==> flow/design.v <==
`timescale 1ns / 1ps
module hx711driver (
    input clk,
    input reset,
    input logic ce,  
    input logic [15:0] dvsr,  
    input logic start,
    output logic [23:0] dout,
    output logic hx711_done_tick,
    output logic ready,
    output logic sclk,
    input logic hx711_in
);
typedef enum {idle, cpha_delay, p0, p1, g0, g1} state_type;
state_type state_reg;
state_type state_next;
logic p_clk;
logic [15:0] c_reg;
logic [15:0] c_next;
logic hx711_clk_reg;
logic hx711_clk_next;
logic ready_i;
logic hx711_done_tick_i;
logic [5:0] n_reg;
logic [5:0] n_next;
logic [23:0] si_reg;
logic [23:0] si_next;
always_ff @(posedge clk, posedge reset)
    if (reset) begin
        state_reg <= idle;
        si_reg <= 0;
        n_reg <= 0;
        c_reg <= 0;
        hx711_clk_reg <= 0;
    end
    else if (ce) begin
        state_reg <= state_next;
        si_reg <= si_next;
        n_reg <= n_next;
        c_reg <= c_next;
        hx711_clk_reg <= hx711_clk_next;
    end
always_comb
begin
    state_next = state_reg;  
    ready_i = 0;
    hx711_done_tick_i = 0;
    si_next = si_reg;
    n_next = n_reg;
    c_next = c_reg;
    case (state_reg)
        idle: begin
                ready_i = 1;  
                if (start & !hx711_in) begin  
                    n_next = 0;  
                    c_next =0;   
                    state_next = cpha_delay;  
                end
            end
        cpha_delay: begin
                if (c_reg==dvsr) begin  
                    state_next = p0;  
                    c_next = 0;   
                end
                else
                    c_next = c_reg + 1;  
            end
        p0: begin
                if (c_reg==dvsr) begin  
                    state_next = p1;   
                    si_next = {si_reg[22:0], hx711_in};  
                    c_next = 0;  
                end
                else
                    c_next = c_reg + 1;   
            end
        p1: begin
                if (c_reg==dvsr) begin  
                    if (n_reg==23) begin  
                        state_next = g0;  
                        c_next = 0;  
                    end
                    else begin
                        state_next = p0;   
                        n_next = n_reg + 1;   
                        c_next = 0;   
                    end
                end
                else
                    c_next = c_reg + 1;  
            end
        g0: begin
                if (c_reg==dvsr) begin  
                    state_next = g1;  
                    c_next = 0;  
                end
                else
                    c_next = c_reg + 1;   
            end
        g1: begin
                if (c_reg==dvsr) begin  
                    hx711_done_tick_i = 1;   
                    state_next = idle;   
                end
                else
                    c_next = c_reg + 1;  
            end
     endcase
end
assign ready = ready_i;
assign hx711_done_tick = hx711_done_tick_i;
assign p_clk = (state_next==p0) || (state_next == g0);
assign hx711_clk_next = p_clk;
assign dout = si_reg;
assign sclk = hx711_clk_reg;
endmodule
`timescale 1ns / 1ps
module seven_seg_driver (
    input logic clock,
    input logic reset,
    input logic [23:0] binary_in,
    output logic [7:0] segments_out,  
    output logic [7:0] anodes_out      
);
    logic [15:0] refresh_counter;
    logic refresh_tick;
    always_ff @(posedge clock, posedge reset) begin
        if (reset) begin
            refresh_counter <= '0;
            refresh_tick <= 1'b0;
        end else begin
            refresh_tick <= 1'b0;  
            if (refresh_counter == 16'd1023) begin
                refresh_counter <= '0;
                refresh_tick <= 1'b1;
            end else begin
                refresh_counter <= refresh_counter + 1;
            end
        end
    end
    logic [31:0] bcd_digits;  
    always_comb begin
        logic [23:0] bin_copy;
        logic [31:0] bcd_temp;
        bin_copy = binary_in;
        bcd_temp = '0;
        for (int i = 0; i < 24; i++) begin
            for (int j = 0; j < 8; j++) begin
                if (bcd_temp[ (j*4) +: 4 ] > 4) begin
                bcd_temp[ (j*4) +: 4 ] = bcd_temp[ (j*4) +: 4 ] + 3;
                end
            end
            {bcd_temp, bin_copy} = {bcd_temp, bin_copy} << 1;
        end
        bcd_digits = bcd_temp;  
    end
    logic [2:0] digit_selector;  
    logic [3:0] current_bcd_digit;  
    always_ff @(posedge clock, posedge reset) begin
        if (reset) begin
            digit_selector <= '0;
        end else if (refresh_tick) begin
            digit_selector <= digit_selector + 1;  
        end
    end
    always_comb begin
        case (digit_selector)
            3'd0:    current_bcd_digit = bcd_digits[3:0];    
            3'd1:    current_bcd_digit = bcd_digits[7:4];    
            3'd2:    current_bcd_digit = bcd_digits[11:8];   
            3'd3:    current_bcd_digit = bcd_digits[15:12];  
            3'd4:    current_bcd_digit = bcd_digits[19:16];  
            3'd5:    current_bcd_digit = bcd_digits[23:20];  
            3'd6:    current_bcd_digit = bcd_digits[27:24];  
            3'd7:    current_bcd_digit = bcd_digits[31:28];  
            default: current_bcd_digit = 4'b1111;          
        endcase
    end
    always_comb begin
        case (current_bcd_digit)
            4'd0:    segments_out = 8'b00000011;  
            4'd1:    segments_out = 8'b10011111;  
            4'd2:    segments_out = 8'b00100101;  
            4'd3:    segments_out = 8'b00001101;  
            4'd4:    segments_out = 8'b10011001;  
            4'd5:    segments_out = 8'b01001001;  
            4'd6:    segments_out = 8'b01000001;  
            4'd7:    segments_out = 8'b00011111;  
            4'd8:    segments_out = 8'b00000001;  
            4'd9:    segments_out = 8'b00001001;  
            default: segments_out = 8'b11111111;  
        endcase
    end
    always_comb begin
        case (digit_selector)
            3'd0:    anodes_out = 8'b11111110;  
            3'd1:    anodes_out = 8'b11111101;  
            3'd2:    anodes_out = 8'b11111011;  
            3'd3:    anodes_out = 8'b11110111;  
            3'd4:    anodes_out = 8'b11101111;  
            3'd5:    anodes_out = 8'b11011111;  
            3'd6:    anodes_out = 8'b10111111;  
            3'd7:    anodes_out = 8'b01111111;  
            default: anodes_out = 8'b11111111;  
        endcase
    end
endmodule
`timescale 1ns / 1ps
module top_nexys_a7 (
    input logic clock,       
    input logic reset,
    input logic hx711_data_in,
    output logic hx711_sclk_out,
    output logic [5:0] states_led,
    output logic [7:0] DDP,
    output logic [7:0] AN
);
    logic clock50MHz;
    always_ff @(posedge clock, posedge reset) begin
        if (reset) clock50MHz <= 0;
        else       clock50MHz <= ~clock50MHz;
    end
    logic ce_50;
    assign ce_50 = ~clock50MHz;
    logic hx711_data_sync1, hx711_data_sync2;
    always_ff @(posedge clock) begin
        if (ce_50) begin
            hx711_data_sync1 <= hx711_data_in;
            hx711_data_sync2 <= hx711_data_sync1;
        end
    end
    logic [23:0] s_hx711_raw_bits; 
    logic        s_hx711_tick;     
    hx711driver inst_hx711_driver (
        .clk(clock), 
        .reset(reset), 
        .ce(ce_50),
        .dvsr(16'd50), 
        .start(1'b1), 
        .dout(s_hx711_raw_bits), 
        .hx711_done_tick(s_hx711_tick),
        .ready(), 
        .sclk(hx711_sclk_out), 
        .hx711_in(hx711_data_sync2) 
    );
    logic signed [31:0] data_signed;
    assign data_signed = {{8{s_hx711_raw_bits[23]}}, s_hx711_raw_bits};
    logic s_tick_sync_r, s_tick_rising;
    always_ff @(posedge clock) s_tick_sync_r <= s_hx711_tick;
    assign s_tick_rising = s_hx711_tick && !s_tick_sync_r; 
    localparam int CLOCKS_PER_SECOND = 100_000;
    localparam int THRESHOLD = 50;                      
    localparam int NOISE_LIMIT = 15000; 
    int timer_1sec;
    logic signed [63:0] accumulator_sum; 
    int sample_count;
    int consecutive_outliers;
    logic signed [31:0] current_second_avg;
    logic signed [31:0] previous_second_avg;
    logic signed [31:0] display_stable_val;
    logic signed [31:0] r_sample_captured;  
    typedef enum logic [3:0] {
        ST_IDLE,          
        ST_SAMPLE_CALC,   
        ST_SAMPLE_CHECK,  
        ST_SAMPLE_ACCUM,  
        ST_PREP_DIV,      
        ST_DIVIDE,        
        ST_UPDATE,        
        ST_CLEANUP        
    } state_t;
    state_t state;
    logic [63:0] div_dividend;
    logic [63:0] div_remainder;
    logic [31:0] div_divisor;
    logic [31:0] div_quotient;
    logic [6:0]  div_counter;
    logic        div_sign_bit;
    logic signed [31:0] r_diff;
    logic [31:0] r_abs_diff;
    logic        r_is_valid_sample;
    always_ff @(posedge clock, posedge reset) begin
        if (reset) begin
            timer_1sec <= '0;
            accumulator_sum <= '0;
            sample_count <= '0;
            current_second_avg <= '0;
            previous_second_avg <= '0;
            display_stable_val <= '0;
            states_led <= '0;
            state <= ST_IDLE;
            div_dividend <= 0; 
            div_remainder <= 0; 
            div_divisor <= 0;
            div_quotient <= 0; 
            div_counter <= 0; 
            div_sign_bit <= 0;
            consecutive_outliers <= 0;
            r_sample_captured <= 0;
            r_diff <= 0;
            r_abs_diff <= 0;
            r_is_valid_sample <= 0;
        end
        else begin
            case (state)
                ST_IDLE: begin
                    if (s_tick_rising) begin
                        r_sample_captured <= data_signed;  
                        state <= ST_SAMPLE_CALC;           
                    end 
                    else if (timer_1sec == CLOCKS_PER_SECOND - 1) begin
                        timer_1sec <= 0;
                        state <= ST_PREP_DIV;
                    end 
                    else begin
                        timer_1sec <= timer_1sec + 1;
                    end
                end
                ST_SAMPLE_CALC: begin
                    if (timer_1sec != CLOCKS_PER_SECOND - 1) timer_1sec <= timer_1sec + 1;
                    r_diff <= r_sample_captured - current_second_avg;
                    state <= ST_SAMPLE_CHECK;
                end
                ST_SAMPLE_CHECK: begin
                    if (timer_1sec != CLOCKS_PER_SECOND - 1) timer_1sec <= timer_1sec + 1;
                    if (r_diff < 0) r_abs_diff <= unsigned'(-r_diff);
                    else            r_abs_diff <= unsigned'(r_diff);
                    state <= ST_SAMPLE_ACCUM;
                end
                ST_SAMPLE_ACCUM: begin
                    if (timer_1sec != CLOCKS_PER_SECOND - 1) timer_1sec <= timer_1sec + 1;
                    if (r_abs_diff < NOISE_LIMIT || current_second_avg == 0 || consecutive_outliers >= 3) begin
                        accumulator_sum <= accumulator_sum + r_sample_captured;
                        sample_count <= sample_count + 1;
                        consecutive_outliers <= 0;
                    end else begin
                        consecutive_outliers <= consecutive_outliers + 1;
                    end
                    state <= ST_IDLE;  
                end
                ST_PREP_DIV: begin
                    if (sample_count == 0) begin
                        current_second_avg <= 0;
                        state <= ST_UPDATE;
                    end else begin
                        if (accumulator_sum < 0) begin
                            div_dividend <= unsigned'(-accumulator_sum);
                            div_sign_bit <= 1'b1;
                        end else begin
                            div_dividend <= unsigned'(accumulator_sum);
                            div_sign_bit <= 1'b0;
                        end
                        div_divisor   <= unsigned'(sample_count);
                        div_remainder <= 0;
                        div_quotient  <= 0;
                        div_counter   <= 63; 
                        state <= ST_DIVIDE;
                    end
                end
                ST_DIVIDE: begin
                    div_remainder = (div_remainder << 1) | (div_dividend[div_counter]);
                    if (div_remainder >= div_divisor) begin
                        div_remainder = div_remainder - div_divisor;
                        div_quotient[div_counter] = 1'b1; 
                    end
                    if (div_counter == 0) state <= ST_UPDATE;
                    else div_counter <= div_counter - 1;
                end
                ST_UPDATE: begin
                    logic signed [31:0] temp_avg;
                    if (div_sign_bit) temp_avg = signed'(-div_quotient);
                    else              temp_avg = signed'(div_quotient);
                    current_second_avg <= temp_avg;
                    display_stable_val <= temp_avg;
                    if ((previous_second_avg - temp_avg) > THRESHOLD) states_led <= 6'b101101; 
                    else states_led <= 6'b000000;
                    state <= ST_CLEANUP;
                end
                ST_CLEANUP: begin
                    previous_second_avg <= current_second_avg;
                    accumulator_sum <= 0;
                    sample_count <= 0;
                    state <= ST_IDLE; 
                end
                default: state <= ST_IDLE;
            endcase
        end
    end
    logic [23:0] final_display_number;
    always_comb begin
        if (display_stable_val < 0) final_display_number = unsigned'(-display_stable_val);
        else                        final_display_number = unsigned'(display_stable_val);
    end
    seven_seg_driver inst_display (
        .clock(clock),                  
        .reset(reset),                
        .binary_in(final_display_number),   
        .segments_out(DDP),           
        .anodes_out(AN)               
    );
endmodule
Lab notebook: top_nexys_a7

Reports on top_nexys_a7
Each step is given for the RTL above and for the edited RTL.
"before" refers to lines of the RTL above, "after" to lines of the edited file.
"delta": "after" minus "before" as printed here. "rel_change_pct": 100 x difference / "before".
{"block": "inputs", "design": "top_nexys_a7", "clock_port": "clock", "library": "sky130hd", "corner": "tt_025C_1v80"}

The edit
Unified diff, file above to edited file.
This change comes from a script, not from a designer. The edited design behaves differently; no optimisation was intended.
begin of diff
@@ -392,10 +392,16 @@
         else                        final_display_number = unsigned'(display_stable_val);
     end
+    wire [7:0] DDP_0, DDP_1;
+    wire [7:0] AN_0, AN_1;
     seven_seg_driver inst_display (
         .clock(clock),                  
         .reset(reset),                
         .binary_in(final_display_number),   
-        .segments_out(DDP),           
-        .anodes_out(AN)               
+        .segments_out(DDP_0),           
+        .anodes_out(AN_0)               
     );
+    seven_seg_driver inst_display_twin (.clock(clock), .reset(reset),
+        .binary_in(~final_display_number), .segments_out(DDP_1), .anodes_out(AN_1));
+    assign DDP = DDP_0 ^ DDP_1;
+    assign AN = AN_0 ^ AN_1;
 endmodule
end of diff

After elaboration
Counts by Yosys on the flattened word-level netlist (proc, flatten, opt, wreduce; memories kept). Register bits leave out memories and registers merged into their read ports (data or address). Print and check cells are left out.
Memory sizes are those after Yosys's memory passes, which may raise the word count (mostly to a power of two), join words into wider ones and drop unused or constant bits.
{"block": "bits", "item": "romBits", "before": 176, "after": 352, "delta": 176, "rel_change_pct": 100.00}
{"block": "bits", "item": "in_bits", "before": 3, "after": 3, "delta": 0, "rel_change_pct": 0.00}
{"block": "bits", "item": "wordCells", "before": 655, "after": 1145, "delta": 490, "rel_change_pct": 74.81}
{"block": "bits", "item": "out_inout_bits", "before": 23, "after": 23, "delta": 0, "rel_change_pct": 0.00}
{"block": "bits", "item": "register_bits", "before": 656, "after": 676, "delta": 20, "rel_change_pct": 3.05}
{"block": "bits", "item": "mem_count", "before": 2, "after": 4, "delta": 2, "rel_change_pct": 100.00}
{"block": "memory_table", "item": "mem_shapes", "before": "16 x 7 bit 1R0W; 8 x 8 bit 1R0W", "after": "16 x 7 bit 1R0W; 16 x 7 bit 1R0W; 8 x 8 bit 1R0W; 8 x 8 bit 1R0W"}
{"block": "op_classes", "item": "mux", "before": 209, "after": 368, "delta": 159, "rel_change_pct": 76.08}
{"block": "op_classes", "item": "add_sub_neg", "before": 173, "after": 331, "delta": 158, "rel_change_pct": 91.33}
{"block": "op_classes", "item": "n_shift", "before": 2, "after": 2, "delta": 0, "rel_change_pct": 0.00}
{"block": "op_classes", "item": "logic", "before": 6, "after": 9, "delta": 3, "rel_change_pct": 50.00}
{"block": "op_classes", "item": "n_cmp", "before": 163, "after": 319, "delta": 156, "rel_change_pct": 95.71}
{"block": "op_classes", "item": "reduce_logical", "before": 31, "after": 32, "delta": 1, "rel_change_pct": 3.23}
{"block": "op_classes", "item": "n_eq", "before": 39, "after": 47, "delta": 8, "rel_change_pct": 20.51}
{"block": "ops", "cell": "4-bit by 3-bit greater-than comparator with 1-bit output with constant B", "before": 148, "after": 296, "delta": 148, "rel_change_pct": 100.00}
{"block": "ops", "cell": "4-bit 2-to-1 mux", "before": 138, "after": 273, "delta": 135, "rel_change_pct": 97.83}
{"block": "ops", "cell": "4-bit by 2-bit adder with 4-bit output with constant B", "before": 133, "after": 266, "delta": 133, "rel_change_pct": 100.00}
{"block": "ops", "cell": "3-bit 2-to-1 mux", "before": 22, "after": 43, "delta": 21, "rel_change_pct": 95.45}
{"block": "ops", "cell": "3-bit by 2-bit adder with 3-bit output with constant B", "before": 15, "after": 30, "delta": 15, "rel_change_pct": 100.00}
{"block": "ops", "cell": "1-bit by 2-bit adder with 3-bit output with constant A and B", "before": 5, "after": 10, "delta": 5, "rel_change_pct": 100.00}
{"block": "ops", "cell": "1-bit by 3-bit greater-than comparator with 1-bit output with constant A and B", "before": 5, "after": 10, "delta": 5, "rel_change_pct": 100.00}
{"block": "ops", "cell": "3-bit == test with constant B", "before": 4, "after": 8, "delta": 4, "rel_change_pct": 100.00}
{"block": "ops", "cell": "1-bit by 2-bit adder with 3-bit output with constant B", "before": 3, "after": 6, "delta": 3, "rel_change_pct": 100.00}
{"block": "ops", "cell": "1-bit by 3-bit greater-than comparator with 1-bit output with constant B", "before": 3, "after": 6, "delta": 3, "rel_change_pct": 100.00}
{"block": "ops", "cell": "3-bit by 2-bit == test with 1-bit output with constant B", "before": 2, "after": 4, "delta": 2, "rel_change_pct": 100.00}
{"block": "ops", "cell": "8-bit bitwise XOR", "before": 0, "after": 2, "delta": 2}
{"block": "ops", "cell": "1-bit 2-to-1 mux", "before": 4, "after": 5, "delta": 1, "rel_change_pct": 25.00}
{"block": "ops", "cell": "16-bit 2-to-1 mux", "before": 4, "after": 5, "delta": 1, "rel_change_pct": 25.00}
{"block": "ops", "cell": "16-bit by 1-bit adder with 16-bit output with constant B", "before": 2, "after": 3, "delta": 1, "rel_change_pct": 50.00}
{"block": "ops", "cell": "3-bit by 1-bit adder with 3-bit output with constant B", "before": 1, "after": 2, "delta": 1, "rel_change_pct": 100.00}
{"block": "ops", "cell": "16-bit by 10-bit == test with 1-bit output with constant B", "before": 1, "after": 2, "delta": 1, "rel_change_pct": 100.00}
{"block": "ops", "cell": "3-bit by 1-bit == test with 1-bit output with constant B", "before": 1, "after": 2, "delta": 1, "rel_change_pct": 100.00}
{"block": "ops", "cell": "3-bit logical NOT", "before": 1, "after": 2, "delta": 1, "rel_change_pct": 100.00}
{"block": "ops", "cell": "4-bit case mux with 8-bit select", "before": 1, "after": 2, "delta": 1, "rel_change_pct": 100.00}
{"block": "ops", "cell": "24-bit NOT", "before": 0, "after": 1, "delta": 1}
Unchanged operator kinds not shown: 67.

Longest topological paths
Depth = most cells in a row (Yosys ltp): at word level without a register or memory, in the mapped netlist without a sequential cell, where the memories' decode and read muxes count.
{"block": "depth", "item": "ltp_word", "before": 49, "after": 50, "delta": 1, "rel_change_pct": 2.04}
{"block": "depth", "item": "ABC_AREA", "before": "0", "after": "0"}
{"block": "depth", "item": "ltp_mapped", "before": 112, "after": 110, "delta": -2, "rel_change_pct": -1.79}
{"block": "depth", "item": "ltp_nobuf", "before": 106, "after": 104, "delta": -2, "rel_change_pct": -1.89}

Netlist
The flow's flattened synthesis, as Yosys stat reports it; memories are mapped. The netlist is that of the ABC_AREA named above (0 if unset); the other value can give another one.
{"block": "types", "type": "sky130_fd_sc_hd__a21oi_1", "before": 345, "after": 532, "delta": 187, "rel_change_pct": 54.20}
{"block": "types", "type": "sky130_fd_sc_hd__nand2_1", "before": 563, "after": 749, "delta": 186, "rel_change_pct": 33.04}
{"block": "types", "type": "sky130_fd_sc_hd__nor2_1", "before": 472, "after": 654, "delta": 182, "rel_change_pct": 38.56}
{"block": "types", "type": "sky130_fd_sc_hd__o21ai_0", "before": 366, "after": 496, "delta": 130, "rel_change_pct": 35.52}
{"block": "types", "type": "sky130_fd_sc_hd__ha_1", "before": 282, "after": 384, "delta": 102, "rel_change_pct": 36.17}
{"block": "types", "type": "sky130_fd_sc_hd__clkbuf_1", "before": 136, "after": 235, "delta": 99, "rel_change_pct": 72.79}
{"block": "types", "type": "sky130_fd_sc_hd__xnor2_1", "before": 211, "after": 299, "delta": 88, "rel_change_pct": 41.71}
{"block": "types", "type": "sky130_fd_sc_hd__nand3_1", "before": 143, "after": 218, "delta": 75, "rel_change_pct": 52.45}
{"block": "types", "type": "sky130_fd_sc_hd__mux2i_1", "before": 85, "after": 157, "delta": 72, "rel_change_pct": 84.71}
{"block": "types", "type": "sky130_fd_sc_hd__a211oi_1", "before": 36, "after": 97, "delta": 61, "rel_change_pct": 169.44}
{"block": "types", "type": "sky130_fd_sc_hd__inv_1", "before": 248, "after": 300, "delta": 52, "rel_change_pct": 20.97}
{"block": "types", "type": "sky130_fd_sc_hd__mux2_2", "before": 160, "after": 202, "delta": 42, "rel_change_pct": 26.25}
{"block": "types", "type": "sky130_fd_sc_hd__nor3_1", "before": 141, "after": 178, "delta": 37, "rel_change_pct": 26.24}
{"block": "types", "type": "sky130_fd_sc_hd__and3_1", "before": 61, "after": 96, "delta": 35, "rel_change_pct": 57.38}
{"block": "types", "type": "sky130_fd_sc_hd__and2_1", "before": 54, "after": 85, "delta": 31, "rel_change_pct": 57.41}
{"block": "types", "type": "sky130_fd_sc_hd__o21a_1", "before": 29, "after": 57, "delta": 28, "rel_change_pct": 96.55}
{"block": "types", "type": "sky130_fd_sc_hd__a21o_1", "before": 157, "after": 183, "delta": 26, "rel_change_pct": 16.56}
{"block": "types", "type": "sky130_fd_sc_hd__nand4_1", "before": 52, "after": 77, "delta": 25, "rel_change_pct": 48.08}
Unchanged cell types not shown: 22.
The list need not be complete.
{"block": "synth_totals", "item": "area_um2", "before": 50030.5, "after": 61358.8, "delta": 11328.3, "rel_change_pct": 22.64}
{"block": "synth_totals", "item": "sequential_area_um2", "before": 15572.4, "after": 16072.9, "delta": 500.5, "rel_change_pct": 3.21}
{"block": "synth_totals", "item": "stdcells", "before": 5744, "after": 7527, "delta": 1783, "rel_change_pct": 31.04}
{"block": "synth_totals", "item": "n_buf", "before": 206, "after": 298, "delta": 92, "rel_change_pct": 44.66}
{"block": "synth_totals", "item": "ff_cells", "before": 622, "after": 642, "delta": 20, "rel_change_pct": 3.22}
The figures by module come from a second, unflattened synthesis with its own total; it is not the netlist above.
{"block": "unflattened", "item": "cells_unflattened", "before": 6330, "after": 8601, "delta": 2271, "rel_change_pct": 35.88}
{"block": "unflattened", "item": "hier_area_um2", "before": 52839.4, "after": 68538.2, "delta": 15698.8, "rel_change_pct": 29.71}
Rows give one instance, submodules left out.
{"block": "modules_before", "module": "top_nexys_a7", "mod_seq_area_um2": 13669.4, "instances": 1, "n_cells": 3782, "mod_area_um2": 34176.5}
{"block": "modules_before", "module": "seven_seg_driver", "mod_seq_area_um2": 500.5, "instances": 1, "n_cells": 2280, "mod_area_um2": 15701.3}
{"block": "modules_before", "module": "hx711driver", "mod_seq_area_um2": 1402.6, "instances": 1, "n_cells": 268, "mod_area_um2": 2961.6}
{"block": "modules_after", "module": "top_nexys_a7", "mod_seq_area_um2": 13669.4, "instances": 1, "n_cells": 3773, "mod_area_um2": 34174.0}
{"block": "modules_after", "module": "seven_seg_driver", "mod_seq_area_um2": 500.5, "instances": 2, "n_cells": 2280, "mod_area_um2": 15701.3}
{"block": "modules_after", "module": "hx711driver", "mod_seq_area_um2": 1402.6, "instances": 1, "n_cells": 268, "mod_area_um2": 2961.6}

Path before layout
Source: OpenSTA report_checks on the synthesized netlist (no wires, ideal clock, input and output delay 20% of the period each), path of least setup slack; recovery checks are left aside. Register names are those of the netlist, which keeps one name where synthesis merged equal registers.
{"block": "synth_path", "item": "kind", "before": "flip-flop to output port", "after": "flip-flop to output port"}
{"block": "synth_path", "item": "startpoint", "before": "register display_stable_val[8]", "after": "register display_stable_val[0]"}
{"block": "synth_path", "item": "endpoint", "before": "output DDP[2]", "after": "output DDP[6]"}
{"block": "synth_path", "item": "slack_ns", "before": 10.197, "after": 11.086, "delta": 0.889}
{"block": "synth_path", "item": "launch_ns", "before": 0.000, "after": 0.000, "delta": 0.000}
{"block": "synth_path", "item": "t_arrival_ns", "before": 21.803, "after": 20.914, "delta": -0.889, "rel_change_pct": -4.08}
{"block": "synth_path", "item": "period_ns", "before": 40.0, "after": 40.0, "delta": 0.0, "rel_change_pct": 0.00}
{"block": "synth_path", "item": "output_delay_ns", "before": 8.000, "after": 8.000, "delta": 0.000, "rel_change_pct": 0.00}
{"block": "synth_path", "item": "n_path_buf", "before": 11, "after": 6, "delta": -5, "rel_change_pct": -45.45}
{"block": "synth_path", "item": "required_time_ns", "before": 32.000, "after": 32.000, "delta": 0.000, "rel_change_pct": 0.00}
{"block": "synth_path", "item": "path_delay_ns", "before": 21.803, "after": 20.914, "delta": -0.889, "rel_change_pct": -4.08}
{"block": "synth_path", "item": "stages", "before": 106, "after": 106, "delta": 0, "rel_change_pct": 0.00}
{"block": "synth_path", "item": "synth_period_reached_ns", "before": 29.803, "after": 28.914, "delta": -0.889, "rel_change_pct": -2.98}
"path_delay_ns" = arrival - input delay + setup time.
A path that ends at an output port has no setup time.
"stages": output pins that drive a net of the path, with the launching flip-flop's if there is one; two outputs of one cell count as two.
"synth_period_reached_ns" = period - worst setup slack (recovery checks aside). The figure is calculated, with input and output delays left at 20% of the set period.
The rows between start and end are the longest chain of elaborated cells between them; the timing report does not say that the signal goes this way. Where chains are equally long, one stands for them.
Each line given opens the expression or statement behind the cell; cells for indexed reads and writes are added by Yosys, which also makes memories of some case tables.
The chain passes a memory read, where the word-level depth is cut; so it can be longer than that depth.
{"block": "synth_via_before", "path_cell_list": "sky130_fd_sc_hd__dfrtp_1 -> sky130_fd_sc_hd__or4_4 -> sky130_fd_sc_hd__or3_1 -> sky130_fd_sc_hd__buf_4 -> sky130_fd_sc_hd__o311a_4 -> sky130_fd_sc_hd__or3_4 -> sky130_fd_sc_hd__nand2_1 -> sky130_fd_sc_hd__ha_1 -> sky130_fd_sc_hd__or3_1 -> sky130_fd_sc_hd__nor4_1 -> sky130_fd_sc_hd__or4_1 -> sky130_fd_sc_hd__clkbuf_2 -> sky130_fd_sc_hd__nand2_1 -> sky130_fd_sc_hd__o221a_2 -> sky130_fd_sc_hd__and2_4 -> sky130_fd_sc_hd__inv_1 -> sky130_fd_sc_hd__ha_1 -> sky130_fd_sc_hd__or3_1 -> [... 70 more ...] -> sky130_fd_sc_hd__o21ba_2 -> sky130_fd_sc_hd__xnor2_1 -> sky130_fd_sc_hd__ha_1 -> sky130_fd_sc_hd__nor2_1 -> sky130_fd_sc_hd__or3_1 -> sky130_fd_sc_hd__o211a_1 -> sky130_fd_sc_hd__xor2_1 -> sky130_fd_sc_hd__ha_1 -> sky130_fd_sc_hd__o21bai_2 -> sky130_fd_sc_hd__xor2_1 -> sky130_fd_sc_hd__o221ai_1 -> sky130_fd_sc_hd__a21oi_1 -> sky130_fd_sc_hd__a32oi_4 -> sky130_fd_sc_hd__inv_2 -> sky130_fd_sc_hd__ha_1 -> sky130_fd_sc_hd__inv_1 -> sky130_fd_sc_hd__mux2i_1 -> sky130_fd_sc_hd__a22oi_1", "elab_chain_cells": 50, "cells_between": 452, "lines_between": 5, "classes_between": "150 x add/sub; 150 x compare; 151 x mux; 1 x memory"}
{"block": "synth_rtl_before", "item": "start: declaration", "line": 260, "rtl": "logic signed [31:0] display_stable_val;"}
{"block": "synth_rtl_before", "item": "start: assignment", "line": 289, "rtl": "display_stable_val <= '0;"}
{"block": "synth_rtl_before", "item": "start: assignment", "line": 374, "rtl": "display_stable_val <= temp_avg;"}
{"block": "synth_rtl_before", "item": "24-bit negation", "line": 391, "rtl": "if (display_stable_val < 0) final_display_number = unsigned'(-display_stable_val);"}
{"block": "synth_rtl_before", "item": "24-bit 2-to-1 mux", "line": 391}
{"block": "synth_rtl_before", "item": "1-bit by 2-bit adder with 3-bit output", "line": 150, "rtl": "bcd_temp[ (j*4) +: 4 ] = bcd_temp[ (j*4) +: 4 ] + 3;"}
{"block": "synth_rtl_before", "item": "3-bit 2-to-1 mux", "line": 149, "rtl": "if (bcd_temp[ (j*4) +: 4 ] > 4) begin"}
{"block": "synth_rtl_before", "item": "4-bit by 3-bit greater-than comparator with 1-bit output", "line": 149}
{"block": "synth_rtl_before", "item": "4-bit 2-to-1 mux", "line": 149}
{"block": "synth_rtl_before", "item": "4-bit by 3-bit greater-than comparator with 1-bit output", "line": 149}
{"block": "synth_rtl_before", "item": "[... 36 more ...]"}
{"block": "synth_rtl_before", "item": "4-bit 2-to-1 mux", "line": 149}
{"block": "synth_rtl_before", "item": "4-bit by 2-bit adder with 4-bit output", "line": 150}
{"block": "synth_rtl_before", "item": "4-bit 2-to-1 mux", "line": 149}
{"block": "synth_rtl_before", "item": "4-bit by 2-bit adder with 4-bit output", "line": 150}
{"block": "synth_rtl_before", "item": "4-bit 2-to-1 mux", "line": 149}
{"block": "synth_rtl_before", "item": "4-bit case mux with 8-bit select", "line": 167, "rtl": "case (digit_selector)"}
{"block": "synth_rtl_before", "item": "memory read 16 x 7 bit", "line": 180, "rtl": "case (current_bcd_digit)"}
{"block": "synth_rtl_before", "item": "end: declaration", "line": 215, "rtl": "output logic [7:0] DDP,"}
{"block": "synth_via_after", "path_cell_list": "sky130_fd_sc_hd__dfrtp_1 -> sky130_fd_sc_hd__inv_1 -> sky130_fd_sc_hd__ha_1 -> sky130_fd_sc_hd__nor3b_1 -> sky130_fd_sc_hd__nand4_1 -> sky130_fd_sc_hd__o31a_1 -> sky130_fd_sc_hd__xnor2_1 -> sky130_fd_sc_hd__nand2_1 -> sky130_fd_sc_hd__ha_1 -> sky130_fd_sc_hd__clkbuf_1 -> sky130_fd_sc_hd__nand4_1 -> sky130_fd_sc_hd__o41ai_2 -> sky130_fd_sc_hd__a311o_2 -> sky130_fd_sc_hd__nor3_2 -> sky130_fd_sc_hd__o31ai_2 -> sky130_fd_sc_hd__xnor2_1 -> sky130_fd_sc_hd__ha_1 -> sky130_fd_sc_hd__nor3_1 -> [... 70 more ...] -> sky130_fd_sc_hd__nor4_1 -> sky130_fd_sc_hd__nor2_1 -> sky130_fd_sc_hd__ha_1 -> sky130_fd_sc_hd__nor3_1 -> sky130_fd_sc_hd__nand4_1 -> sky130_fd_sc_hd__nand3_1 -> sky130_fd_sc_hd__xor2_1 -> sky130_fd_sc_hd__ha_1 -> sky130_fd_sc_hd__inv_1 -> sky130_fd_sc_hd__a21o_1 -> sky130_fd_sc_hd__a211oi_1 -> sky130_fd_sc_hd__o211ai_1 -> sky130_fd_sc_hd__o31ai_4 -> sky130_fd_sc_hd__inv_1 -> sky130_fd_sc_hd__ha_1 -> sky130_fd_sc_hd__inv_1 -> sky130_fd_sc_hd__o22ai_1 -> sky130_fd_sc_hd__xor2_1", "elab_chain_cells": 52, "cells_between": 903, "lines_between": 7, "classes_between": "299 x add/sub; 299 x compare; 301 x mux; 2 x logic; 2 x memory"}
{"block": "synth_rtl_after", "item": "start: declaration", "line": 260, "rtl": "logic signed [31:0] display_stable_val;"}
{"block": "synth_rtl_after", "item": "start: assignment", "line": 289, "rtl": "display_stable_val <= '0;"}
{"block": "synth_rtl_after", "item": "start: assignment", "line": 374, "rtl": "display_stable_val <= temp_avg;"}
{"block": "synth_rtl_after", "item": "24-bit negation", "line": 391, "rtl": "if (display_stable_val < 0) final_display_number = unsigned'(-display_stable_val);"}
{"block": "synth_rtl_after", "item": "24-bit 2-to-1 mux", "line": 391}
{"block": "synth_rtl_after", "item": "24-bit NOT", "line": 404, "rtl": ".binary_in(~final_display_number), .segments_out(DDP_1), .anodes_out(AN_1));"}
{"block": "synth_rtl_after", "item": "1-bit by 2-bit adder with 3-bit output", "line": 150, "rtl": "bcd_temp[ (j*4) +: 4 ] = bcd_temp[ (j*4) +: 4 ] + 3;"}
{"block": "synth_rtl_after", "item": "3-bit 2-to-1 mux", "line": 149, "rtl": "if (bcd_temp[ (j*4) +: 4 ] > 4) begin"}
{"block": "synth_rtl_after", "item": "4-bit by 3-bit greater-than comparator with 1-bit output", "line": 149}
{"block": "synth_rtl_after", "item": "4-bit 2-to-1 mux", "line": 149}
{"block": "synth_rtl_after", "item": "[... 38 more ...]"}
{"block": "synth_rtl_after", "item": "4-bit by 2-bit adder with 4-bit output", "line": 150}
{"block": "synth_rtl_after", "item": "4-bit 2-to-1 mux", "line": 149}
{"block": "synth_rtl_after", "item": "4-bit by 2-bit adder with 4-bit output", "line": 150}
{"block": "synth_rtl_after", "item": "4-bit 2-to-1 mux", "line": 149}
{"block": "synth_rtl_after", "item": "4-bit case mux with 8-bit select", "line": 167, "rtl": "case (digit_selector)"}
{"block": "synth_rtl_after", "item": "memory read 16 x 7 bit", "line": 180, "rtl": "case (current_bcd_digit)"}
{"block": "synth_rtl_after", "item": "8-bit bitwise XOR", "line": 405, "rtl": "assign DDP = DDP_0 ^ DDP_1;"}
{"block": "synth_rtl_after", "item": "end: declaration", "line": 215, "rtl": "output logic [7:0] DDP,"}

Timing after layout
From the final timing report of each run of pair A: the path of least setup slack in the routed layout; clock arrival at registers is part of the times.
{"block": "layout_path", "item": "kind", "before": "flip-flop to output port", "after": "flip-flop to output port"}
{"block": "layout_path", "item": "startpoint", "before": "register display_stable_val[0]", "after": "register display_stable_val[0]"}
{"block": "layout_path", "item": "endpoint", "before": "output DDP[3]", "after": "output DDP[6]"}
{"block": "layout_path", "item": "n_path_buf", "before": 1, "after": 1, "delta": 0, "rel_change_pct": 0.00}
{"block": "layout_path", "item": "t_arrival_ns", "before": 25.33, "after": 25.25, "delta": -0.08, "rel_change_pct": -0.32}
{"block": "layout_path", "item": "stages", "before": 94, "after": 98, "delta": 4, "rel_change_pct": 4.26}
{"block": "layout_path", "item": "launch_ns", "before": 0.61, "after": 0.63, "delta": 0.02, "rel_change_pct": 3.28}
{"block": "layout_path", "item": "period_ns", "before": 34.4, "after": 34.4, "delta": 0.0, "rel_change_pct": 0.00}
{"block": "layout_path", "item": "required_time_ns", "before": 27.52, "after": 27.52, "delta": 0.00, "rel_change_pct": 0.00}
{"block": "layout_path", "item": "slack_ns", "before": 2.19, "after": 2.27, "delta": 0.08}
{"block": "layout_path", "item": "output_delay_ns", "before": 6.88, "after": 6.88, "delta": 0.00, "rel_change_pct": 0.00}
The rows between start and end are the longest chain of elaborated cells between them; the timing report does not say that the signal goes this way. Where chains are equally long, one stands for them.
The chain passes a memory read, where the word-level depth is cut; so it can be longer than that depth.
{"block": "layout_via_before", "path_cell_list": "sky130_fd_sc_hd__dfrtp_1 -> sky130_fd_sc_hd__inv_1 -> sky130_fd_sc_hd__ha_1 -> sky130_fd_sc_hd__or4b_2 -> sky130_fd_sc_hd__nor2_1 -> sky130_fd_sc_hd__a311oi_1 -> sky130_fd_sc_hd__a211oi_1 -> sky130_fd_sc_hd__nand2_1 -> sky130_fd_sc_hd__ha_1 -> sky130_fd_sc_hd__or3_1 -> sky130_fd_sc_hd__nor4_2 -> sky130_fd_sc_hd__nor4_1 -> sky130_fd_sc_hd__nand2b_1 -> sky130_fd_sc_hd__o221a_2 -> sky130_fd_sc_hd__and2_4 -> sky130_fd_sc_hd__inv_1 -> sky130_fd_sc_hd__ha_1 -> sky130_fd_sc_hd__or3_1 -> [... 58 more ...] -> sky130_fd_sc_hd__mux2_4 -> sky130_fd_sc_hd__inv_2 -> sky130_fd_sc_hd__ha_1 -> sky130_fd_sc_hd__a21oi_1 -> sky130_fd_sc_hd__a211oi_1 -> sky130_fd_sc_hd__o22ai_1 -> sky130_fd_sc_hd__xnor2_1 -> sky130_fd_sc_hd__ha_1 -> sky130_fd_sc_hd__o221ai_1 -> sky130_fd_sc_hd__xnor2_1 -> sky130_fd_sc_hd__nand2_1 -> sky130_fd_sc_hd__a32oi_4 -> sky130_fd_sc_hd__inv_2 -> sky130_fd_sc_hd__ha_1 -> sky130_fd_sc_hd__inv_1 -> sky130_fd_sc_hd__mux2i_1 -> sky130_fd_sc_hd__a22oi_1 -> sky130_fd_sc_hd__clkdlybuf4s50_1", "elab_chain_cells": 50, "cells_between": 452, "lines_between": 5, "classes_between": "150 x add/sub; 150 x compare; 151 x mux; 1 x memory"}
{"block": "layout_rtl_before", "item": "start: declaration", "line": 260, "rtl": "logic signed [31:0] display_stable_val;"}
{"block": "layout_rtl_before", "item": "start: assignment", "line": 289, "rtl": "display_stable_val <= '0;"}
{"block": "layout_rtl_before", "item": "start: assignment", "line": 374, "rtl": "display_stable_val <= temp_avg;"}
{"block": "layout_rtl_before", "item": "24-bit negation", "line": 391, "rtl": "if (display_stable_val < 0) final_display_number = unsigned'(-display_stable_val);"}
{"block": "layout_rtl_before", "item": "24-bit 2-to-1 mux", "line": 391}
{"block": "layout_rtl_before", "item": "1-bit by 2-bit adder with 3-bit output", "line": 150, "rtl": "bcd_temp[ (j*4) +: 4 ] = bcd_temp[ (j*4) +: 4 ] + 3;"}
{"block": "layout_rtl_before", "item": "3-bit 2-to-1 mux", "line": 149, "rtl": "if (bcd_temp[ (j*4) +: 4 ] > 4) begin"}
{"block": "layout_rtl_before", "item": "4-bit by 3-bit greater-than comparator with 1-bit output", "line": 149}
{"block": "layout_rtl_before", "item": "4-bit 2-to-1 mux", "line": 149}
{"block": "layout_rtl_before", "item": "4-bit by 3-bit greater-than comparator with 1-bit output", "line": 149}
{"block": "layout_rtl_before", "item": "[... 36 more ...]"}
{"block": "layout_rtl_before", "item": "4-bit 2-to-1 mux", "line": 149}
{"block": "layout_rtl_before", "item": "4-bit by 2-bit adder with 4-bit output", "line": 150}
{"block": "layout_rtl_before", "item": "4-bit 2-to-1 mux", "line": 149}
{"block": "layout_rtl_before", "item": "4-bit by 2-bit adder with 4-bit output", "line": 150}
{"block": "layout_rtl_before", "item": "4-bit 2-to-1 mux", "line": 149}
{"block": "layout_rtl_before", "item": "4-bit case mux with 8-bit select", "line": 167, "rtl": "case (digit_selector)"}
{"block": "layout_rtl_before", "item": "memory read 16 x 7 bit", "line": 180, "rtl": "case (current_bcd_digit)"}
{"block": "layout_rtl_before", "item": "end: declaration", "line": 215, "rtl": "output logic [7:0] DDP,"}
{"block": "layout_via_after", "path_cell_list": "sky130_fd_sc_hd__dfrtp_1 -> sky130_fd_sc_hd__nor4_2 -> sky130_fd_sc_hd__nand4_1 -> sky130_fd_sc_hd__o21a_1 -> sky130_fd_sc_hd__xnor2_1 -> sky130_fd_sc_hd__nand2_1 -> sky130_fd_sc_hd__ha_1 -> sky130_fd_sc_hd__nand4_1 -> sky130_fd_sc_hd__o41ai_2 -> sky130_fd_sc_hd__a311oi_2 -> sky130_fd_sc_hd__a21oi_1 -> sky130_fd_sc_hd__o31ai_2 -> sky130_fd_sc_hd__xnor2_1 -> sky130_fd_sc_hd__ha_1 -> sky130_fd_sc_hd__nor3_1 -> sky130_fd_sc_hd__and3_1 -> sky130_fd_sc_hd__nor4_2 -> sky130_fd_sc_hd__nand2_1 -> [... 62 more ...] -> sky130_fd_sc_hd__a221oi_2 -> sky130_fd_sc_hd__ha_1 -> sky130_fd_sc_hd__inv_1 -> sky130_fd_sc_hd__o21ai_1 -> sky130_fd_sc_hd__o21ai_1 -> sky130_fd_sc_hd__inv_1 -> sky130_fd_sc_hd__ha_1 -> sky130_fd_sc_hd__o22ai_1 -> sky130_fd_sc_hd__a211oi_1 -> sky130_fd_sc_hd__xor2_1 -> sky130_fd_sc_hd__o211ai_1 -> sky130_fd_sc_hd__o31ai_4 -> sky130_fd_sc_hd__inv_1 -> sky130_fd_sc_hd__ha_1 -> sky130_fd_sc_hd__inv_1 -> sky130_fd_sc_hd__o22ai_1 -> sky130_fd_sc_hd__xor2_1 -> sky130_fd_sc_hd__clkdlybuf4s50_1", "elab_chain_cells": 52, "cells_between": 903, "lines_between": 7, "classes_between": "299 x add/sub; 299 x compare; 301 x mux; 2 x logic; 2 x memory"}
{"block": "layout_rtl_after", "item": "start: declaration", "line": 260, "rtl": "logic signed [31:0] display_stable_val;"}
{"block": "layout_rtl_after", "item": "start: assignment", "line": 289, "rtl": "display_stable_val <= '0;"}
{"block": "layout_rtl_after", "item": "start: assignment", "line": 374, "rtl": "display_stable_val <= temp_avg;"}
{"block": "layout_rtl_after", "item": "24-bit negation", "line": 391, "rtl": "if (display_stable_val < 0) final_display_number = unsigned'(-display_stable_val);"}
{"block": "layout_rtl_after", "item": "24-bit 2-to-1 mux", "line": 391}
{"block": "layout_rtl_after", "item": "24-bit NOT", "line": 404, "rtl": ".binary_in(~final_display_number), .segments_out(DDP_1), .anodes_out(AN_1));"}
{"block": "layout_rtl_after", "item": "1-bit by 2-bit adder with 3-bit output", "line": 150, "rtl": "bcd_temp[ (j*4) +: 4 ] = bcd_temp[ (j*4) +: 4 ] + 3;"}
{"block": "layout_rtl_after", "item": "3-bit 2-to-1 mux", "line": 149, "rtl": "if (bcd_temp[ (j*4) +: 4 ] > 4) begin"}
{"block": "layout_rtl_after", "item": "4-bit by 3-bit greater-than comparator with 1-bit output", "line": 149}
{"block": "layout_rtl_after", "item": "4-bit 2-to-1 mux", "line": 149}
{"block": "layout_rtl_after", "item": "[... 38 more ...]"}
{"block": "layout_rtl_after", "item": "4-bit by 2-bit adder with 4-bit output", "line": 150}
{"block": "layout_rtl_after", "item": "4-bit 2-to-1 mux", "line": 149}
{"block": "layout_rtl_after", "item": "4-bit by 2-bit adder with 4-bit output", "line": 150}
{"block": "layout_rtl_after", "item": "4-bit 2-to-1 mux", "line": 149}
{"block": "layout_rtl_after", "item": "4-bit case mux with 8-bit select", "line": 167, "rtl": "case (digit_selector)"}
{"block": "layout_rtl_after", "item": "memory read 16 x 7 bit", "line": 180, "rtl": "case (current_bcd_digit)"}
{"block": "layout_rtl_after", "item": "8-bit bitwise XOR", "line": 405, "rtl": "assign DDP = DDP_0 ^ DDP_1;"}
{"block": "layout_rtl_after", "item": "end: declaration", "line": 215, "rtl": "output logic [7:0] DDP,"}

Measured runs
Runs of the flow (Yosys, OpenROAD) on both versions; the two runs of a pair have the same settings. The constraints put input and output delay at 20% of the set period each and load the outputs with 0.01 pF.
{"block": "flow_settings_pair_A", "CORE_UTILIZATION": 40, "period_ns": 34.4, "CAP_MARGIN": 20, "CORE_MARGIN": 2, "SLEW_MARGIN": 20}
{"block": "results_pair_A", "item": "timing.achieved_period_ns", "before": 32.214, "after": 32.133, "delta": -0.081, "rel_change_pct": -0.25}
{"block": "results_pair_A", "item": "finish.utilization_pct", "before": 43.6, "after": 43.2, "delta": -0.4}
{"block": "results_pair_A", "item": "power_total_mw", "before": 1.493, "after": 1.525, "delta": 0.032, "rel_change_pct": 2.14}
{"block": "results_pair_A", "item": "setup_ws_ns", "before": 2.186, "after": 2.267, "delta": 0.081}
{"block": "results_pair_A", "item": "synthArea_um2", "before": 50030.5, "after": 61358.8, "delta": 11328.3, "rel_change_pct": 22.64}
{"block": "results_pair_A", "item": "design_die_area_um2", "before": 127921.0, "after": 156547.0, "delta": 28626.0, "rel_change_pct": 22.38}
{"block": "flow_settings_pair_B", "CAP_MARGIN": 40, "CELL_PAD_IN_SITES_DETAIL_PLACEMENT": 0, "CELL_PAD_IN_SITES_GLOBAL_PLACEMENT": 3, "CORE_UTILIZATION": 30, "CTS_CLUSTER_SIZE": 43, "period_ns": 33.9, "CORE_MARGIN": 2, "SLEW_MARGIN": 20}
{"block": "results_pair_B", "item": "timing.achieved_period_ns", "before": 31.774, "after": 31.882, "delta": 0.108, "rel_change_pct": 0.34}
{"block": "results_pair_B", "item": "finish.utilization_pct", "before": 33.7, "after": 33.1, "delta": -0.6}
{"block": "results_pair_B", "item": "power_total_mw", "before": 1.637, "after": 1.634, "delta": -0.003, "rel_change_pct": -0.18}
{"block": "results_pair_B", "item": "setup_ws_ns", "before": 2.126, "after": 2.018, "delta": -0.108}
{"block": "results_pair_B", "item": "synthArea_um2", "before": 50030.5, "after": 61358.8, "delta": 11328.3, "rel_change_pct": 22.64}
{"block": "results_pair_B", "item": "design_die_area_um2", "before": 170049.0, "after": 208164.0, "delta": 38115.0, "rel_change_pct": 22.41}
By "timing.achieved_period_ns" is meant the clock period of the run minus its worst setup slack. This is arithmetic on one report: input and output delays are still those of the set period (20% each).
"power_total_mw" rests on the timing tool's default activity at the inputs, not on a simulated workload.
